==> flow/design.v <==
module AHB_Master_ALU_REG_pipelined (
    input wire        HCLK,        
    input wire        HRESETn,     
    output reg [31:0] HADDR,       
    output reg [2:0] HBURST,         
    output reg [2:0]  HSIZE,       
    output reg [1:0]  HTRANS,      
    output reg [31:0] HWDATA,      
    output reg        HWRITE,      
    input wire [31:0] HRDATA,      
    input wire        HREADY,      
    input wire        HRESP,
    input wire [63:0] cpu_inst
);
    wire [31:0] ReadData1, ReadData2;
    wire [31:0] ALUResult;
    reg RegWrite;
    reg [31:0] WriteData;
    reg type_data ;
    reg ALU_REG;
    reg write_read;
    reg [7:0] burst_length;
    reg [2:0] ReadReg1_ADDR;  
    reg [2:0] ReadReg2_ADDR;   
    reg [2:0] WriteReg_ADDR;   
    reg [2:0] AlU_OP;
    reg [2:0] WriteReg_ADDR2;
    reg [31:0] HWDATA_t;
    reg [31:0] HADDR_delay;
ALU alu(
    .A(ReadData1),
    .B(ReadData2),
    .AlU_OP(AlU_OP),
    .Result(ALUResult)
);
RegisterFile rf(
    .clk(HCLK),
    .rst_n(HRESETn),
    .ReadReg1_ADDR(ReadReg1_ADDR),
    .ReadReg2_ADDR(ReadReg2_ADDR),
    .WriteReg_ADDR(WriteReg_ADDR2),
    .WriteData(WriteData),
    .RegWrite(RegWrite),
    .ReadData1(ReadData1),
    .ReadData2(ReadData2)
);
localparam      IDLE         = 2'b00,
                BUSY     = 2'b01,
                NONSEQ   = 2'b10,
                SEQ      = 2'b11;
reg [9:0] burst_counter;
reg work;
always @(posedge HCLK or negedge HRESETn) begin
    if (!HRESETn)
        HADDR_delay <= 32'b0;
    else
        HADDR_delay <= cpu_inst [63:32];
end
always @(posedge HCLK or negedge HRESETn) begin
    if (!HRESETn)
    begin   
        HTRANS <= IDLE;   
        HADDR <= 32'b0;
        HBURST <= 3'b0;
        HSIZE <= 3'b0;
        HWDATA <= 32'b0;
        HWRITE <= 1'b0;
        RegWrite <= 1'b0;
        WriteData <= 32'b0;
        type_data <= 1'b0;
        ALU_REG <= 1'b0;
        write_read <= 1'b0;
        burst_length <= 8'b0;
        ReadReg1_ADDR <= 3'b0;
        ReadReg2_ADDR <= 3'b0;
        WriteReg_ADDR <= 3'b0;
        AlU_OP <= 3'b0;
        WriteReg_ADDR2 <= 3'b0;
        HWDATA_t <= 32'b0;
        burst_counter <= 10'b0;
        work <= 1'b0;
    end
    else
begin
        RegWrite <= 0;
        case (HTRANS)
            IDLE:begin
                if (type_data == 1)
                begin
                    if(ALU_REG)
                        begin
                            if(write_read)
                            begin
                                WriteData   <= ALUResult;
                                RegWrite    <= 1;
                            end                           
                             else
                            begin
                                HWDATA_t      <= ALUResult;
                                RegWrite    <= 0;
                            end                        end
                        else
                        begin
                            if (HWRITE)
                            begin
                                WriteData   <= HRDATA;
                                RegWrite    <= 1;
                            end
                            else
                            begin
                                HWDATA_t      <= ReadData1;
                                RegWrite    <= 0;
                            end
                        end
                        type_data <= 1;
                end
                type_data <= 1;
                HADDR <= HADDR_delay;
                HSIZE <= cpu_inst[6:4];  
                HWRITE <= cpu_inst[0];   
                HBURST <= cpu_inst[3:1];
                work <= cpu_inst[7];
                write_read <= cpu_inst [31];
                ALU_REG <= cpu_inst [18];
                burst_length <= cpu_inst[15:8];
                ReadReg1_ADDR <= cpu_inst[21:19]; 
                ReadReg2_ADDR <=  cpu_inst[24:22]; 
                WriteReg_ADDR <=  cpu_inst[27:25]; 
                WriteReg_ADDR2 <= WriteReg_ADDR;
                HWDATA <= HWDATA_t;
                AlU_OP <= cpu_inst [30:28];
                if (HREADY && work) begin
                    HTRANS <= NONSEQ;
                    burst_counter <= 0;        
                end
            end 
            BUSY:begin
                work <= cpu_inst[7];
                if (work) begin
                    HTRANS <= IDLE; 
                end
            end
            NONSEQ:begin
                type_data <= 1;
                HADDR <= HADDR_delay;
                HSIZE <= cpu_inst[6:4];  
                HWRITE <= cpu_inst[0];   
                HBURST <= cpu_inst[3:1];
                work <= cpu_inst[7];
                write_read <= cpu_inst [31];
                ALU_REG <= cpu_inst [18];
                burst_length <= cpu_inst[15:8];
                ReadReg1_ADDR <= cpu_inst[21:19]; 
                ReadReg2_ADDR <=  cpu_inst[24:22]; 
                WriteReg_ADDR <=  cpu_inst[27:25]; 
                WriteReg_ADDR2 <= WriteReg_ADDR;
                HWDATA <= HWDATA_t;
                AlU_OP <= cpu_inst [30:28];
                if(ALU_REG)
                        begin
                            if(write_read)
                            begin
                                WriteData   <= ALUResult;
                                RegWrite    <= 1;
                            end
                            else
                            begin
                                HWDATA_t      <= ALUResult;
                                RegWrite    <= 0;
                            end
                        end
                        else
                        begin
                            if (HWRITE)
                            begin
                                WriteData   <= HRDATA;
                                RegWrite    <= 1;
                            end
                            else
                            begin
                                HWDATA_t      <= ReadData1;
                                RegWrite    <= 0;
                            end
                        end
                if (HREADY) begin
                    if (!work)
                    HTRANS <= BUSY;
                    else if (HBURST) begin
                        type_data <= 1;
                        burst_counter <= burst_counter + 1;
                        HTRANS <= SEQ;
                    end else begin
                        type_data <= 1;
                        HTRANS <= IDLE;
                    end
                end
            end  
            SEQ:begin
                HWDATA <= HWDATA_t;
                ReadReg1_ADDR <= ReadReg1_ADDR +1;
                WriteReg_ADDR <=  WriteReg_ADDR;
                WriteReg_ADDR2 <= WriteReg_ADDR;
                RegWrite    <= 0;
                if (HREADY) begin
                    if(ALU_REG)
                        begin
                            if(write_read)
                            begin
                                WriteData   <= ALUResult;
                                RegWrite    <= 1;
                            end
                            else
                            begin
                                HWDATA_t      <= ALUResult;
                                RegWrite    <= 0;
                            end                        end
                        else
                        begin
                            if (HWRITE)
                            begin
                                WriteData   <= HRDATA;
                                RegWrite    <= 1;
                            end
                            else
                            begin
                                HWDATA_t      <= ReadData1;
                                RegWrite    <= 0;
                            end
                        end
                    HADDR <= HADDR + (4 << HSIZE); 
                        burst_counter <= burst_counter + 1;
                    if (!work)
                    HTRANS <= BUSY;
                    else if(HBURST == 3'b001 && burst_counter * HSIZE < 8'b11111111 && burst_counter < burst_length-1)
                    HTRANS <= SEQ;
                        else begin
                        HTRANS <= IDLE;
                    end
                end  
            end
            default:HTRANS <= IDLE;
        endcase
    end
end
endmodule
module ALU(
    input [31:0] A,    
    input [31:0] B,       
    input [2:0] AlU_OP,   
    output reg [31:0] Result 
);
    always @(*) begin
        case (AlU_OP)
            3'b000: Result = A + B;     
            3'b001: Result = A - B;     
            3'b010: Result = A & B;     
            3'b011: Result = A | B;     
            3'b100: Result = A ^ B;     
            3'b101: Result = ~A;        
            3'b110: Result = A << 1;    
            3'b111: Result = A >> 1;    
            default: Result = 8'b0;
        endcase
    end
endmodule
module RegisterFile(
    input clk,
    input rst_n,
    input [2:0] ReadReg1_ADDR,
    input [2:0] ReadReg2_ADDR,
    input [2:0] WriteReg_ADDR,
    input [31:0] WriteData,
    input RegWrite,
    output [31:0] ReadData1,
    output [31:0] ReadData2
);
    reg [31:0] registers [7:0]; 
    assign ReadData1 = registers[ReadReg1_ADDR];
    assign ReadData2 = registers[ReadReg2_ADDR];
    integer i;
    always @(posedge clk or negedge rst_n) begin
        if (!rst_n) begin
            for (i = 0; i < 8; i = i + 1)
                registers[i] <= 32'b0;
        end
        else if (RegWrite) begin
            registers[WriteReg_ADDR] <= WriteData;
        end
    end
endmodule
Lab notebook: AHB_Master_ALU_REG_pipelined

======== Step by step through the tools: AHB_Master_ALU_REG_pipelined ========
Each step is given for the RTL above and for the edited RTL.
Lines under "original" count in the file above, lines under "edited" in the edited file.
"difference" is "edited" less "original", of the values as shown; "rel. change" is that difference over "original", in percent.
Cell names lack the library's common part.
Not given: n/a
set-up
  top ..................................... AHB_Master_ALU_REG_pipelined
  clock input ............................. HCLK
  standard-cell library ................... sky130hd
  corner .................................. tt_025C_1v80

======== The edit ========
The edit as a unified diff against the file above.
The edited RTL no longer does the same as the RTL above: the edit was made by script, with no optimisation intended.
begin of diff
@@ -276,5 +276,7 @@
 );
     reg [31:0] registers [7:0]; 
-    assign ReadData1 = registers[ReadReg1_ADDR];
+    reg [31:0] ReadData1_q;
+    always @(posedge clk) ReadData1_q <= registers[ReadReg1_ADDR];
+    assign ReadData1 = ReadData1_q;
     assign ReadData2 = registers[ReadReg2_ADDR];
     integer i;
end of diff

======== Word level ========
Source: Yosys, flattened and elaborated. Widths are those after wreduce. Registers that Yosys merges into a memory's read port (data or address) are not register bits. Print and check cells do not count.
bit counts
  item                             original  edited  difference  rel. change (%)
  register bits                    463       495     +32         +6.91
  latch bits                       0         0       0           n/a
  memory bits (writable)           0         0       0           n/a
  ROM bits                         0         0       0           n/a
  word width x clocked read ports  0         0       0           n/a
  memory cells                     0         0       0           n/a
  bits of input ports              100       100     0           0.00
operators by class
  item                        original  edited  difference  rel. change (%)
  add/sub/neg operators       6         6       0           0.00
  multiply operators          1         1       0           0.00
  divide/modulo/power cells   0         0       0           n/a
  $lt $le $gt $ge             2         2       0           0.00
  eq/ne operators             39        39      0           0.00
  shift operators             1         1       0           0.00
  muxes and demuxes           39        39      0           0.00
  bitwise gates (word level)  4         4       0           0.00
  reduce/logical cells        27        27      0           0.00
Unchanged operator kinds not shown: 42.

======== Logic depth ========
Depth = most cells in a row (Yosys ltp): at word level without a register or memory, in the mapped netlist without a sequential cell, where the memories' decode and read muxes count.
logic depth
  item                           original  edited  difference  rel. change (%)
  depth after elaboration        8         8       0           0.00
  ABC_AREA                       0         0       n/a         n/a
  depth in mapped cells          28        24      -4          -14.29
  gate-level depth less buffers  24        21      -3          -12.50

======== After synthesis ========
Yosys stat after the flow's synthesis: flattened, memories mapped to cells. It holds for the ABC_AREA given above (unset counts as 0); a run with the other value may have another netlist.
cell types
  type      original  edited  difference  rel. change (%)
  dfxtp_1   0         32      +32         n/a
  a22oi_1   15        37      +22         +146.67
  o21a_1    26        10      -16         -61.54
  o22ai_1   29        44      +15         +51.72
  buf_2     28        13      -15         -53.57
  a41oi_1   18        33      +15         +83.33
  o21ai_1   14        0       -14         -100.00
  buf_1     13        26      +13         +100.00
  nor2_1    216       205     -11         -5.09
  nor3_1    18        28      +10         +55.56
  mux2_2    345       354     +9          +2.61
  ha_1      142       133     -9          -6.34
  clkbuf_1  132       141     +9          +6.82
  a21oi_1   163       155     -8          -4.91
  nand3b_1  12        4       -8          -66.67
  a22o_1    0         8       +8          n/a
  nand2b_1  24        17      -7          -29.17
  o221ai_1  5         12      +7          +140.00
Unchanged cell types not shown: 7.
The list need not be complete.
mapped netlist
  item                             original  edited    difference  rel. change (%)
  cells in the netlist             2,864     2,864     0           0.00
  cell area after synthesis (µm²)  28,599.9  28,812.6  +212.7      +0.74
  sequential area (µm²)            11,586.1  12,226.7  +640.6      +5.53
  flip-flops                       463       495       +32         +6.91
  buffer cells                     192       188       -4          -2.08
The figures by module come from a second, unflattened synthesis with its own total; it is not the netlist above.
second synthesis, totals
  item                                original  edited    difference  rel. change (%)
  cells (unflattened synthesis)       2,810     2,814     +4          +0.14
  area (unflattened synthesis) (µm²)  29,062.9  29,510.8  +447.9      +1.54
Each row is one instance without its submodules.
modules, original
  module                        times used  cells  area (µm²)
  RegisterFile                  1           1,115  13,689.4
  AHB_Master_ALU_REG_pipelined  1           957    10,362.4
  ALU                           1           738    5,011.1
modules, edited
  module                        times used  cells  area (µm²)
  RegisterFile                  1           1,144  14,322.5
  AHB_Master_ALU_REG_pipelined  1           956    10,367.4
  ALU                           1           714    4,820.9

======== Timing after synthesis ========
OpenSTA on the mapped netlist: ideal clock, no wires. The path of least setup slack (recovery checks aside). Input and output delay are each 20% of the period. Register names are those of the netlist, which keeps one name where synthesis merged equal registers.
timing post-synthesis
  item                           original                   edited                     difference  rel. change (%)
  path type                      register -> register       register -> register       n/a         n/a
  start                          register ReadReg1_ADDR[2]  register ReadReg2_ADDR[0]  n/a         n/a
  end                            register HWDATA_t[24]      register HWDATA_t[31]      n/a         n/a
  period (ns)                    6.0                        6.0                        0.0         0.00
  library setup time (ns)        0.121                      0.151                      +0.030      n/a
  data arrival time (ns)         4.923                      4.738                      -0.185      -3.76
  data required time (ns)        5.879                      5.849                      -0.030      -0.51
  path slack (ns)                0.956                      1.111                      +0.155      n/a
  path delay (ns)                5.044                      4.889                      -0.155      -3.07
  driving pins on the path       24                         21                         -3          -12.50
  synthesis period reached (ns)  5.044                      4.889                      -0.155      -3.07
"path delay" is the arrival time less input delay plus setup time.
"driving pins on the path" counts driving pins, that of a launching flip-flop among them; a cell with two outputs on the path counts twice.
"synthesis period reached" = period - worst setup slack (recovery checks aside). The figure is calculated, with input and output delays left at 20% of the set period.
Between the ends stands the longest chain of elaborated cells between them, by number of cells; it is not shown to be the way that was timed. Of several equally long chains one is given.
A line is the first line of the expression or statement that the cell stems from. Yosys adds cells for indexed reads and writes and turns some case tables into memories.
A register here has more assigning lines than the two given.
on the way, post-synthesis, original
  cell sequence ........................... dfrtp_1 -> clkbuf_1 -> inv_1 -> clkbuf_1 -> ha_1 -> nor4_1 -> nand2b_1 -> buf_2 -> buf_2 -> buf_2 -> a21oi_1 -> inv_1 -> ha_1 -> fa_1 -> nor2b_1 -> o21a_1 -> o21ai_0 -> a2111oi_0 -> nor2_1 -> or3_1 -> o2111ai_1 -> mux2i_1 -> o211a_1 -> o21ai_1
  cells in the longest elaborated chain ... 8
  elaborated cells between the ends (all ways) .. 22
  those cells by class .................... add/sub: 2; eq/ne: 7; mux: 8; logic: 4; reduce/logical: 1
RTL lines, path post-synthesis, original
  item                                line  RTL
  start: declaration                  23    reg [2:0] ReadReg1_ADDR;
  start: assignment                   126   ReadReg1_ADDR <= cpu_inst[21:19];
  start: assignment                   153   ReadReg1_ADDR <= cpu_inst[21:19];
  == test 3 bit                       278   assign ReadData1 = registers[ReadReg1_ADDR];
  parallel mux 32 bit (select 8 bit)  278
  subtractor 32 bit                   255   3'b001: Result = A - B;
  parallel mux 32 bit (select 8 bit)  253   case (AlU_OP)
  2-to-1 mux 32 bit                   207   if(write_read)
  2-to-1 mux 32 bit                   205   if(ALU_REG)
  2-to-1 mux 32 bit                   204   if (HREADY) begin
  parallel mux 32 bit (select 3 bit)  86    case (HTRANS)
  end: assignment                     99    HWDATA_t      <= ALUResult;
  end: assignment                     111   HWDATA_t      <= ReadData1;
  end: declaration                    28    reg [31:0] HWDATA_t;
on the way, post-synthesis, edited
  cell sequence ........................... dfrtp_1 -> buf_6 -> buf_6 -> mux2i_1 -> o2bb2ai_1 -> a221o_1 -> a221o_1 -> nor4b_4 -> nand4_2 -> or2_2 -> o31ai_1 -> xnor2_1 -> ha_1 -> a21o_1 -> a21oi_1 -> or3b_2 -> o21ai_0 -> a31oi_1 -> and4_1 -> a2111oi_1 -> a41oi_1
  cells in the longest elaborated chain ... 8
  elaborated cells between the ends (all ways) .. 20
  those cells by class .................... add/sub: 2; eq/ne: 7; mux: 7; logic: 3; reduce/logical: 1
RTL lines, path post-synthesis, edited
  item                                line  RTL
  start: declaration                  24    reg [2:0] ReadReg2_ADDR;
  start: assignment                   127   ReadReg2_ADDR <=  cpu_inst[24:22];
  start: assignment                   154   ReadReg2_ADDR <=  cpu_inst[24:22];
  == test 3 bit                       281   assign ReadData2 = registers[ReadReg2_ADDR];
  parallel mux 32 bit (select 8 bit)  281
  subtractor 32 bit                   255   3'b001: Result = A - B;
  parallel mux 32 bit (select 8 bit)  253   case (AlU_OP)
  2-to-1 mux 32 bit                   207   if(write_read)
  2-to-1 mux 32 bit                   205   if(ALU_REG)
  2-to-1 mux 32 bit                   204   if (HREADY) begin
  parallel mux 32 bit (select 3 bit)  86    case (HTRANS)
  end: assignment                     99    HWDATA_t      <= ALUResult;
  end: assignment                     111   HWDATA_t      <= ReadData1;
  end: declaration                    28    reg [31:0] HWDATA_t;

======== Path in the finished layout ========
From the final timing report of each run of pair A: the path of least setup slack in the routed layout; clock arrival at registers is part of the times.
timing post-layout
  item                      original                   edited                     difference  rel. change (%)
  path type                 register -> register       register -> register       n/a         n/a
  start                     register ReadReg2_ADDR[1]  register ReadReg2_ADDR[0]  n/a         n/a
  end                       register WriteData[23]     register HWDATA_t[31]      n/a         n/a
  period (ns)               6.0                        6.0                        0.0         0.00
  library setup time (ns)   0.11                       0.16                       +0.05       n/a
  data arrival time (ns)    6.15                       6.15                       0.00        0.00
  data required time (ns)   6.50                       6.46                       -0.04       -0.62
  path slack (ns)           0.35                       0.31                       -0.04       n/a
  driving pins on the path  25                         23                         -2          -8.00
Between the ends stands the longest chain of elaborated cells between them, by number of cells; it is not shown to be the way that was timed. Of several equally long chains one is given.
A register here has more assigning lines than the two given.
on the way, post-layout, original
  cell sequence ........................... dfrtp_4 -> buf_4 -> nor2b_1 -> buf_4 -> buf_4 -> a222oi_1 -> o2bb2ai_2 -> inv_2 -> nor4_4 -> nand2_2 -> o21ai_0 -> xnor2_1 -> ha_1 -> a21o_1 -> a21o_1 -> a21oi_1 -> buf_4 -> o21ai_0 -> o21ba_2 -> o31ai_1 -> a21oi_1 -> mux2_2 -> o311ai_0 -> buf_4 -> a21oi_1
  cells in the longest elaborated chain ... 8
  elaborated cells between the ends (all ways) .. 20
  those cells by class .................... add/sub: 2; eq/ne: 7; mux: 7; logic: 3; reduce/logical: 1
RTL lines, path post-layout, original
  item                                line  RTL
  start: declaration                  24    reg [2:0] ReadReg2_ADDR;
  start: assignment                   127   ReadReg2_ADDR <=  cpu_inst[24:22];
  start: assignment                   154   ReadReg2_ADDR <=  cpu_inst[24:22];
  == test 3 bit                       279   assign ReadData2 = registers[ReadReg2_ADDR];
  parallel mux 32 bit (select 8 bit)  279
  subtractor 32 bit                   255   3'b001: Result = A - B;
  parallel mux 32 bit (select 8 bit)  253   case (AlU_OP)
  2-to-1 mux 32 bit                   207   if(write_read)
  2-to-1 mux 32 bit                   205   if(ALU_REG)
  2-to-1 mux 32 bit                   204   if (HREADY) begin
  parallel mux 32 bit (select 3 bit)  86    case (HTRANS)
  end: assignment                     94    WriteData   <= ALUResult;
  end: assignment                     163   WriteData   <= ALUResult;
  end: declaration                    18    reg [31:0] WriteData;
on the way, post-layout, edited
  cell sequence ........................... dfrtp_4 -> buf_4 -> nor2b_1 -> a221oi_1 -> o22ai_1 -> a222oi_1 -> nor4b_4 -> buf_4 -> and3_1 -> nand3_1 -> o21ai_0 -> xnor2_1 -> ha_1 -> o21ai_0 -> a211oi_1 -> a21oi_1 -> a32oi_1 -> nand4_1 -> a31oi_1 -> buf_4 -> nor3_1 -> a2111oi_2 -> a41oi_1
  cells in the longest elaborated chain ... 8
  elaborated cells between the ends (all ways) .. 20
  those cells by class .................... add/sub: 2; eq/ne: 7; mux: 7; logic: 3; reduce/logical: 1
RTL lines, path post-layout, edited
  item                                line  RTL
  start: declaration                  24    reg [2:0] ReadReg2_ADDR;
  start: assignment                   127   ReadReg2_ADDR <=  cpu_inst[24:22];
  start: assignment                   154   ReadReg2_ADDR <=  cpu_inst[24:22];
  == test 3 bit                       281   assign ReadData2 = registers[ReadReg2_ADDR];
  parallel mux 32 bit (select 8 bit)  281
  subtractor 32 bit                   255   3'b001: Result = A - B;
  parallel mux 32 bit (select 8 bit)  253   case (AlU_OP)
  2-to-1 mux 32 bit                   207   if(write_read)
  2-to-1 mux 32 bit                   205   if(ALU_REG)
  2-to-1 mux 32 bit                   204   if (HREADY) begin
  parallel mux 32 bit (select 3 bit)  86    case (HTRANS)
  end: assignment                     99    HWDATA_t      <= ALUResult;
  end: assignment                     111   HWDATA_t      <= ReadData1;
  end: declaration                    28    reg [31:0] HWDATA_t;

======== Measured runs ========
Both versions went through the flow (Yosys, OpenROAD) with the same settings in each pair. Constraints: input delay and output delay 20% of the set period each, output load 0.01 pF.
settings, pair A
  CORE_UTILIZATION ........................ 40
  PLACE_DENSITY ........................... 0.6
  period_ns ............................... 6.0
  CAP_MARGIN .............................. 20
  CORE_MARGIN ............................. 2
  SLEW_MARGIN ............................. 20
results, pair A
  item                                   original  edited    difference  rel. change (%)
  area of the synthesized netlist (µm²)  28,599.9  28,812.6  +212.7      +0.74
  area of the die (µm²)                  73,655.2  74,193.6  +538.4      +0.73
  standard-cell area after layout (µm²)  34,171.5  34,219.1  +47.6       +0.14
  final design utilization (%)           48.0      48.0      0.0         n/a
  worst setup slack after layout (ns)    0.345     0.309     -0.036      n/a
  summed negative setup slack (ns)       0.000     0.000     0.000       n/a
  lowest hold slack (ns)                 0.445     0.422     -0.023      n/a
  clock period achieved (ns)             5.655     5.691     +0.036      +0.64
settings, pair B
  CAP_MARGIN .............................. 0
  CELL_PAD_IN_SITES_GLOBAL_PLACEMENT ...... 1
  CORE_ASPECT_RATIO ....................... 1.24
  CORE_UTILIZATION ........................ 45
  GPL_TIMING_DRIVEN ....................... 1
  HOLD_SLACK_MARGIN ....................... 0.21
  PLACE_DENSITY_LB_ADDON .................. 0.28
  SETUP_SLACK_MARGIN ...................... 0.11
  period_ns ............................... 4.38
  CORE_MARGIN ............................. 2
  SLEW_MARGIN ............................. 20
results, pair B
  item                                   original  edited    difference  rel. change (%)
  area of the synthesized netlist (µm²)  28,599.9  28,812.6  +212.7      +0.74
  area of the die (µm²)                  65,600.4  66,080.0  +479.6      +0.73
  standard-cell area after layout (µm²)  36,018.3  36,477.5  +459.2      +1.27
  final design utilization (%)           57.5      57.4      -0.1        n/a
  worst setup slack after layout (ns)    -0.586    -0.714    -0.128      n/a
  summed negative setup slack (ns)       -13.620   -18.809   -5.189      n/a
  clock period achieved (ns)             4.966     5.094     +0.128      +2.58
By "clock period achieved" is meant the clock period of the run minus its worst setup slack. This is arithmetic on one report: input and output delays are still those of the set period (20% each).
